==> flow/design.v <==
`timescale 1ns/1ns
 `timescale 1ns/1ns
module signed_shifter (input wire [4-1:0] i,
                       input wire signed [16:0] D,
                       output reg signed [16:0] Q);
always @ *
begin
Q = D >>> i;  
end
endmodule
 `timescale 1ns/1ns
module rotator (
    input wire clk,
    input wire rst,
    input wire signed  [16:0]    x_i,
    input wire signed  [16:0]    y_i,
    output wire signed [16:0]    x_o,
    output wire signed [16:0]    y_o
    );
    parameter integer iteration             = 0;  
    parameter signed [16:0] tangle = 0;  
    reg signed [16:0] x_1;
    reg signed [16:0] y_1;
    wire signed [16:0] x_i_shifted;
    wire signed [16:0] y_i_shifted;
    signed_shifter x_shifter(iteration,x_i,x_i_shifted);
    signed_shifter y_shifter(iteration,y_i,y_i_shifted);
    always @ (posedge clk)
        if (rst) begin
            x_1 <= 0;
            y_1 <= 0;
            end else begin
            if (y_i > 0) begin   
                x_1 <= x_i + y_i_shifted;  
                y_1 <= y_i - x_i_shifted;  
                end else begin
                x_1 <= x_i - y_i_shifted;  
                y_1 <= y_i + x_i_shifted;  
            end
        end
        assign x_o = x_1;
        assign y_o = y_1;
endmodule
 `timescale 1ns/1ns
module cordic (
    input wire clk,
    input wire rst,
    input wire                        valid_i,
    input wire signed [16:0]    x_i,
    input wire signed [16:0]    y_i,
    output wire                        valid_o,
    output wire signed [16:0]    x_o,
    output wire signed [16:0]    y_o
    );
    function [16:0] tanangle;
        input [3:0] i;
        begin
            case (i)
                4'b0000: tanangle = 17'd25735;     
                4'b0001: tanangle = 17'd15192;     
                4'b0010: tanangle = 17'd8027;      
                4'b0011: tanangle = 17'd4075;      
                4'b0100: tanangle = 17'd2045;      
                4'b0101: tanangle = 17'd1024;      
                4'b0110: tanangle = 17'd512;       
                4'b0111: tanangle = 17'd256;       
                4'b1000: tanangle = 17'd128;       
                4'b1001: tanangle = 17'd64;        
                4'b1010: tanangle = 17'd32;        
                4'b1011: tanangle = 17'd16;        
                4'b1100: tanangle = 17'd8;         
                4'b1101: tanangle = 17'd4;         
                4'b1110: tanangle = 17'd2;         
                4'b1111: tanangle = 17'd1;         
            endcase
        end
    endfunction
    wire signed [16:0] x [16-1:0];
    wire signed [16:0] y [16-1:0];
    assign x[0]    = x_i < 0  ? -x_i 
                                : x_i;
    assign y[0]    = y_i < 0  ? -y_i
                                : y_i;
    assign x_o     = x[16-1];
    assign y_o     = y[16-1];
    reg [16-2:0] valid_pipe;
    always @ (posedge clk)
        if (rst)
            valid_pipe <= 0;
        else
            valid_pipe <= {valid_pipe[16-3:0], valid_i};
    assign valid_o = valid_pipe[16-2];
    genvar i;
    generate
    for(i = 0;i<16-1;i = i+1)
    begin
        rotator #(.iteration(i), .tangle(tanangle(i))) U (clk,rst,x[i],y[i],x[i+1],y[i+1]);
    end
    endgenerate
endmodule
; Reports on cordic
; Tool output for the design above before and after an edit, in the order of the flow.
; Lines under "orig" count in the file above, lines under "edited" in the edited file.
; "delta": "edited" minus "orig" as printed here. "rel_change_pct": 100 x difference / "orig".
; Operators: Yosys type, input widths -> output width; for muxes data width and select width s.
; Library cell names are shortened.
; The mark -- stands for no value.
[inputs]
design = cordic
clock_port = clk
cell_library = sky130hd
corner = tt_025C_1v80

; Edit of the RTL
; The edit as a unified diff against the file above.
; The edited RTL no longer does the same as the RTL above: the edit was made by script, with no optimisation intended.
; begin of diff
@@ -86,7 +86,4 @@
     reg [16-2:0] valid_pipe;
     always @ (posedge clk)
-        if (rst)
-            valid_pipe <= 0;
-        else
             valid_pipe <= {valid_pipe[16-3:0], valid_i};
     assign valid_o = valid_pipe[16-2];
; end of diff

; Word level
; Source: Yosys, flattened and elaborated. Widths are those after wreduce; folded enables and synchronous resets count as part of the registers. Registers that Yosys merges into a memory's read port (data or address) are not register bits. Print and check cells do not count. Equal cells are merged and count once.
[word_totals]
columns = item, orig, edited, delta, rel_change_pct
row1 = register_bits, 525, 525, 0, 0.00
row2 = out_inout_bits, 35, 35, 0, 0.00
[classes]
columns = item, orig, edited, delta, rel_change_pct
row1 = addsub, 61, 61, 0, 0.00
row2 = cmp, 17, 17, 0, 0.00
row3 = n_mux, 32, 32, 0, 0.00
[ops]
columns = cell, orig, edited, delta, rel_change_pct
row1 = $mux 17, 32, 32, 0, 0.00
row2 = $gt 17x1->1 const B, 15, 15, 0, 0.00
row3 = $add 17x10->17, 2, 2, 0, 0.00
row4 = $add 17x11->17, 2, 2, 0, 0.00
row5 = $add 17x12->17, 2, 2, 0, 0.00
row6 = $add 17x13->17, 2, 2, 0, 0.00
row7 = $add 17x14->17, 2, 2, 0, 0.00
row8 = $add 17x15->17, 2, 2, 0, 0.00
row9 = $add 17x16->17, 2, 2, 0, 0.00
row10 = $add 17x3->17, 2, 2, 0, 0.00
row11 = $add 17x4->17, 2, 2, 0, 0.00
row12 = $add 17x5->17, 2, 2, 0, 0.00
row13 = $add 17x6->17, 2, 2, 0, 0.00
row14 = $add 17x7->17, 2, 2, 0, 0.00
row15 = $add 17x8->17, 2, 2, 0, 0.00
row16 = $add 17x9->17, 2, 2, 0, 0.00
row17 = $lt 17x1->1 const B, 2, 2, 0, 0.00
row18 = $neg 17->17, 2, 2, 0, 0.00
row19 = $sub 17x10->17, 2, 2, 0, 0.00
row20 = $sub 17x11->17, 2, 2, 0, 0.00
row21 = $sub 17x12->17, 2, 2, 0, 0.00
row22 = $sub 17x13->17, 2, 2, 0, 0.00
row23 = $sub 17x14->17, 2, 2, 0, 0.00
row24 = $sub 17x15->17, 2, 2, 0, 0.00
row25 = $sub 17x16->17, 2, 2, 0, 0.00
row26 = $sub 17x17->17, 2, 2, 0, 0.00
row27 = $sub 17x3->17, 2, 2, 0, 0.00
row28 = $sub 17x4->17, 2, 2, 0, 0.00
; The list need not be complete.

; Logic depth
; Longest topological path by Yosys (ltp), each cell counted once; first at word level (registers and memories cut), then after technology mapping (sequential cells cut; the memories' decode and read muxes count).
[depth]
columns = item, orig, edited, delta, rel_change_pct
row1 = ltp_word, 4, 4, 0, 0.00
row2 = ABC_AREA, 0, 0, --, --
row3 = mapped_depth, 22, 21, -1, -4.55
row4 = ltp_nobuf, 21, 20, -1, -4.76

; After synthesis
; The flow's flattened synthesis, as Yosys stat reports it; memories are mapped. The netlist is that of the ABC_AREA named above (0 if unset); the other value can give another one.
[mapped]
columns = item, orig, edited, delta, rel_change_pct
row1 = mapped_cells, 5291, 5283, -8, -0.15
row2 = yosys_area_um2, 41622.4, 41831.4, 209.0, 0.50
row3 = ffs, 524, 524, 0, 0.00
[types]
columns = type, orig, edited, delta, rel_change_pct
row1 = nand3_1, 113, 66, -47, -41.59
row2 = o21ai_0, 261, 304, 43, 16.48
row3 = a21oi_1, 380, 352, -28, -7.37
row4 = xnor2_1, 331, 304, -27, -8.16
row5 = a21o_1, 115, 89, -26, -22.61
row6 = o21a_1, 24, 50, 26, 108.33
row7 = nor3_1, 211, 234, 23, 10.90
row8 = o211ai_1, 23, 42, 19, 82.61
row9 = and3_1, 47, 29, -18, -38.30
row10 = o41ai_1, 20, 38, 18, 90.00
row11 = nand2_1, 339, 322, -17, -5.01
row12 = nand4_1, 22, 38, 16, 72.73
row13 = and4_1, 5, 19, 14, 280.00
row14 = o31ai_1, 66, 53, -13, -19.70
row15 = nor4_1, 62, 49, -13, -20.97
row16 = xor2_1, 208, 196, -12, -5.77
row17 = a41oi_1, 16, 4, -12, -75.00
row18 = buf_1, 21, 10, -11, -52.38
; The list need not be complete.
; The figures by module come from a second, unflattened synthesis with its own total; it is not the netlist above.
[hier_totals]
columns = item, orig, edited, delta, rel_change_pct
row1 = hier_cells, 8881, 9038, 157, 1.77
row2 = hier_area_um2, 75506.2, 75638.8, 132.6, 0.18
; Rows give one instance, submodules left out.
[modules_orig]
columns = mod, n_inst, n_cells, mod_area_um2
row1 = signed_shifter, 30, 102, 948.4
row2 = rotator, 1, 404, 3181.8
row3 = rotator, 1, 399, 3159.3
row4 = rotator, 1, 380, 3083.0
row5 = rotator, 1, 380, 3083.0
row6 = rotator, 1, 380, 3083.0
row7 = rotator, 1, 380, 3083.0
row8 = rotator, 1, 380, 3083.0
row9 = rotator, 1, 380, 3083.0
row10 = rotator, 1, 380, 3083.0
row11 = rotator, 1, 380, 3083.0
row12 = rotator, 1, 379, 3079.2
row13 = rotator, 1, 370, 2976.6
row14 = rotator, 1, 370, 2976.6
; orig: Modules not listed: 3.
[modules_edited]
columns = mod, n_inst, n_cells, mod_area_um2
row1 = signed_shifter, 30, 108, 957.2
row2 = rotator, 1, 404, 3181.8
row3 = rotator, 1, 393, 3141.8
row4 = rotator, 1, 380, 3083.0
row5 = rotator, 1, 380, 3083.0
row6 = rotator, 1, 380, 3083.0
row7 = rotator, 1, 380, 3083.0
row8 = rotator, 1, 380, 3083.0
row9 = rotator, 1, 380, 3083.0
row10 = rotator, 1, 380, 3083.0
row11 = rotator, 1, 380, 3083.0
row12 = rotator, 1, 379, 3079.2
row13 = rotator, 1, 370, 2976.6
row14 = rotator, 1, 370, 2976.6
; edited: Modules not listed: 3.

; Timing after synthesis
; Path of least setup slack by OpenSTA after synthesis, without wires, with an ideal clock, recovery checks aside; 20% of the period is set as input and as output delay. Where synthesis merged equal registers, the netlist keeps one of their names.
[synth_path]
columns = item, orig, edited, delta, rel_change_pct
row1 = path_kind, reg2reg, reg2reg, --, --
row2 = from, reg genblk1[1].U.y_1[2], reg genblk1[5].U.y_1[6], --, --
row3 = to, reg genblk1[2].U.x_1[16], reg genblk1[6].U.x_1[15], --, --
row4 = period_ps, 4600, 4600, 0, 0.00
row5 = setup_ps, 70, 121, 51, --
row6 = launch_ps, 0, 0, 0, --
row7 = t_arrival_ps, 4746, 4760, 14, 0.29
row8 = required_time_ps, 4530, 4479, -51, -1.13
row9 = slack_ps, -216, -281, -65, --
row10 = path_delay_ps, 4816, 4881, 65, 1.35
row11 = stages, 22, 21, -1, -4.55
row12 = period_less_setup_slack_ps, 4816, 4881, 65, 1.35
; "path_delay_ps" is the arrival time less input delay plus setup time.
; "stages" counts driving pins, that of a launching flip-flop among them; a cell with two outputs on the path counts twice.
; "period_less_setup_slack_ps" is the clock period less the worst setup slack; recovery checks do not enter. This is arithmetic on one report: input and output delays are still those of the set period (20% each).
; The rows between start and end are the longest chain of elaborated cells between them; the timing report does not say that the signal goes this way. Where chains are equally long, one stands for them.
; Each line given opens the expression or statement behind the cell; cells for indexed reads and writes are added by Yosys, which also makes memories of some case tables.
; At most two assigning lines are given for a register; there are more.
[synth_via_orig]
path_cell_list = dfxtp_1 inv_1 ha_1 or4b_2 nor4b_1 nand2_1 or3_1 nand2b_1 buf_1 nor2_1 xnor2_1 ha_1 nor2b_1 o21ai_0 a21boi_0 o21ai_0 a21oi_1 a41oi_1 a211oi_1 o31a_1 or3_1 a21oi_1
elab_chain_cells = 2
cone_cells = 4
cone_classes = add/sub (2); compare (1); mux (1)
[synth_rtl_orig]
columns = item, line_no
row1 = "start, declared", 23  ; reg signed [16:0] y_1;
row2 = "start, assigned", 35  ; y_1 <= y_i - x_i_shifted;
row3 = "start, assigned", 38  ; y_1 <= y_i + x_i_shifted;
row4 = $sub 17x15->17, 37  ; x_1 <= x_i - y_i_shifted;
row5 = $mux 17, 33  ; if (y_i > 0) begin
row6 = "end, assigned", 34  ; x_1 <= x_i + y_i_shifted;
row7 = "end, assigned", 37
row8 = "end, declared", 22  ; reg signed [16:0] x_1;
[synth_via_edited]
path_cell_list = dfxtp_1 inv_1 ha_1 or3b_2 nor4_1 nand2_1 nor4_1 nor2_1 clkbuf_1 o21ai_0 inv_1 ha_1 nor2b_1 o21ai_0 a21boi_0 o41ai_1 o21ai_0 o41ai_1 o21ai_0 a31oi_1 mux2_2
elab_chain_cells = 2
cone_cells = 4
cone_classes = add/sub (2); compare (1); mux (1)
[synth_rtl_edited]
columns = item, line_no
row1 = "start, declared", 23  ; reg signed [16:0] y_1;
row2 = "start, assigned", 35  ; y_1 <= y_i - x_i_shifted;
row3 = "start, assigned", 38  ; y_1 <= y_i + x_i_shifted;
row4 = $sub 17x11->17, 37  ; x_1 <= x_i - y_i_shifted;
row5 = $mux 17, 33  ; if (y_i > 0) begin
row6 = "end, assigned", 34  ; x_1 <= x_i + y_i_shifted;
row7 = "end, assigned", 37
row8 = "end, declared", 22  ; reg signed [16:0] x_1;

; Path in the finished layout
; Path of least setup slack in the final report of the runs of pair A (OpenROAD, finished layout, wires in). Where an end is a register, its clock arrival counts in the times.
; The report prints the path's times to 10 ps; the period is as set.
[layout_path]
columns = item, orig, edited, delta, rel_change_pct
row1 = path_kind, reg2reg, reg2reg, --, --
row2 = from, reg genblk1[1].U.y_1[3], reg genblk1[6].U.y_1[9], --, --
row3 = to, reg genblk1[2].U.y_1[16], reg genblk1[7].U.y_1[15], --, --
row4 = period_ps, 4470, 4470, 0, 0.00
row5 = setup_ps, 80, 130, 50, --
row6 = launch_ps, 600, 620, 20, 3.33
row7 = t_arrival_ps, 4780, 4770, -10, -0.21
row8 = required_time_ps, 4990, 4950, -40, -0.80
row9 = slack_ps, 220, 180, -40, --
row10 = stages, 22, 18, -4, -18.18
; The rows between start and end are the longest chain of elaborated cells between them; the timing report does not say that the signal goes this way. Where chains are equally long, one stands for them.
; At most two assigning lines are given for a register; there are more.
[layout_via_orig]
path_cell_list = dfxtp_2 inv_2 ha_4 or4b_4 nor4b_4 nand2_1 or3_4 nor2b_4 buf_6 o21ai_1 inv_1 fa_1 nor2b_1 o21ai_0 a21boi_1 o21a_1 o21ai_2 a21oi_2 o221ai_2 a21oi_2 nand4_1 o211ai_1
elab_chain_cells = 2
cone_cells = 4
cone_classes = add/sub (2); compare (1); mux (1)
[layout_rtl_orig]
columns = item, line_no
row1 = "start, declared", 23  ; reg signed [16:0] y_1;
row2 = "start, assigned", 35  ; y_1 <= y_i - x_i_shifted;
row3 = "start, assigned", 38  ; y_1 <= y_i + x_i_shifted;
row4 = $add 17x15->17, 38
row5 = $mux 17, 33  ; if (y_i > 0) begin
row6 = "end, assigned", 35
row7 = "end, assigned", 38
row8 = "end, declared", 23
[layout_via_edited]
path_cell_list = dfxtp_1 or4_1 nor4_2 buf_4 nand4_1 nand2b_4 buf_6 mux2_2 ha_1 a21o_1 a21oi_2 o21ai_1 a2111o_1 a31oi_2 o211ai_1 o31a_1 xnor2_1 nor2_1
elab_chain_cells = 2
cone_cells = 4
cone_classes = add/sub (2); compare (1); mux (1)
[layout_rtl_edited]
columns = item, line_no
row1 = "start, declared", 23  ; reg signed [16:0] y_1;
row2 = "start, assigned", 35  ; y_1 <= y_i - x_i_shifted;
row3 = "start, assigned", 38  ; y_1 <= y_i + x_i_shifted;
row4 = $add 17x10->17, 38
row5 = $mux 17, 33  ; if (y_i > 0) begin
row6 = "end, assigned", 35
row7 = "end, assigned", 38
row8 = "end, declared", 23

; Measured runs
; Both versions went through the flow (Yosys, OpenROAD) with the same settings in each pair. Constraints: input delay and output delay 20% of the set period each, output load 0.01 pF.
[settings_pair_A]
CORE_UTILIZATION = 40
period_ns = 4.47
CAP_MARGIN = 20
CORE_MARGIN = 2
SLEW_MARGIN = 20
[measured_pair_A]
columns = item, orig, edited, delta, rel_change_pct
row1 = synthArea_um2, 41622.4, 41831.4, 209.0, 0.50
row2 = design_die_area_um2, 106651.0, 107181.0, 530.0, 0.50
row3 = post_route_stdcell_area_um2, 48804.3, 49142.1, 337.8, 0.69
row4 = fin_ws_ps, 216, 182, -34, --
row5 = worst_hold_slack_ps, 430, 318, -112, --
row6 = achievedPeriod_ps, 4254, 4288, 34, 0.80
[settings_pair_B]
CORE_UTILIZATION = 21
CTS_CLUSTER_DIAMETER = 123
CTS_CLUSTER_SIZE = 69
GPL_TIMING_DRIVEN = 0
MAX_ROUTING_LAYER = met4
MIN_ROUTING_LAYER = met1
PLACE_DENSITY_LB_ADDON = 0.01
SETUP_SLACK_MARGIN = 1.57
period_ns = 7.9
CAP_MARGIN = 20
CORE_MARGIN = 2
SLEW_MARGIN = 20
[measured_pair_B]
columns = item, orig, edited, delta, rel_change_pct
row1 = synthArea_um2, 41622.4, 41831.4, 209.0, 0.50
row2 = design_die_area_um2, 201781.0, 202784.0, 1003.0, 0.50
row3 = post_route_stdcell_area_um2, 47480.5, 47578.1, 97.6, 0.21
row4 = fin_ws_ps, 1910, 1970, 60, --
row5 = worst_hold_slack_ps, 443, 335, -108, --
row6 = achievedPeriod_ps, 5990, 5930, -60, -1.00
; "achievedPeriod_ps" is the run's clock period less its worst setup slack. It is reckoned from that one timing run; input and output delays stay at 20% of the period that was set.
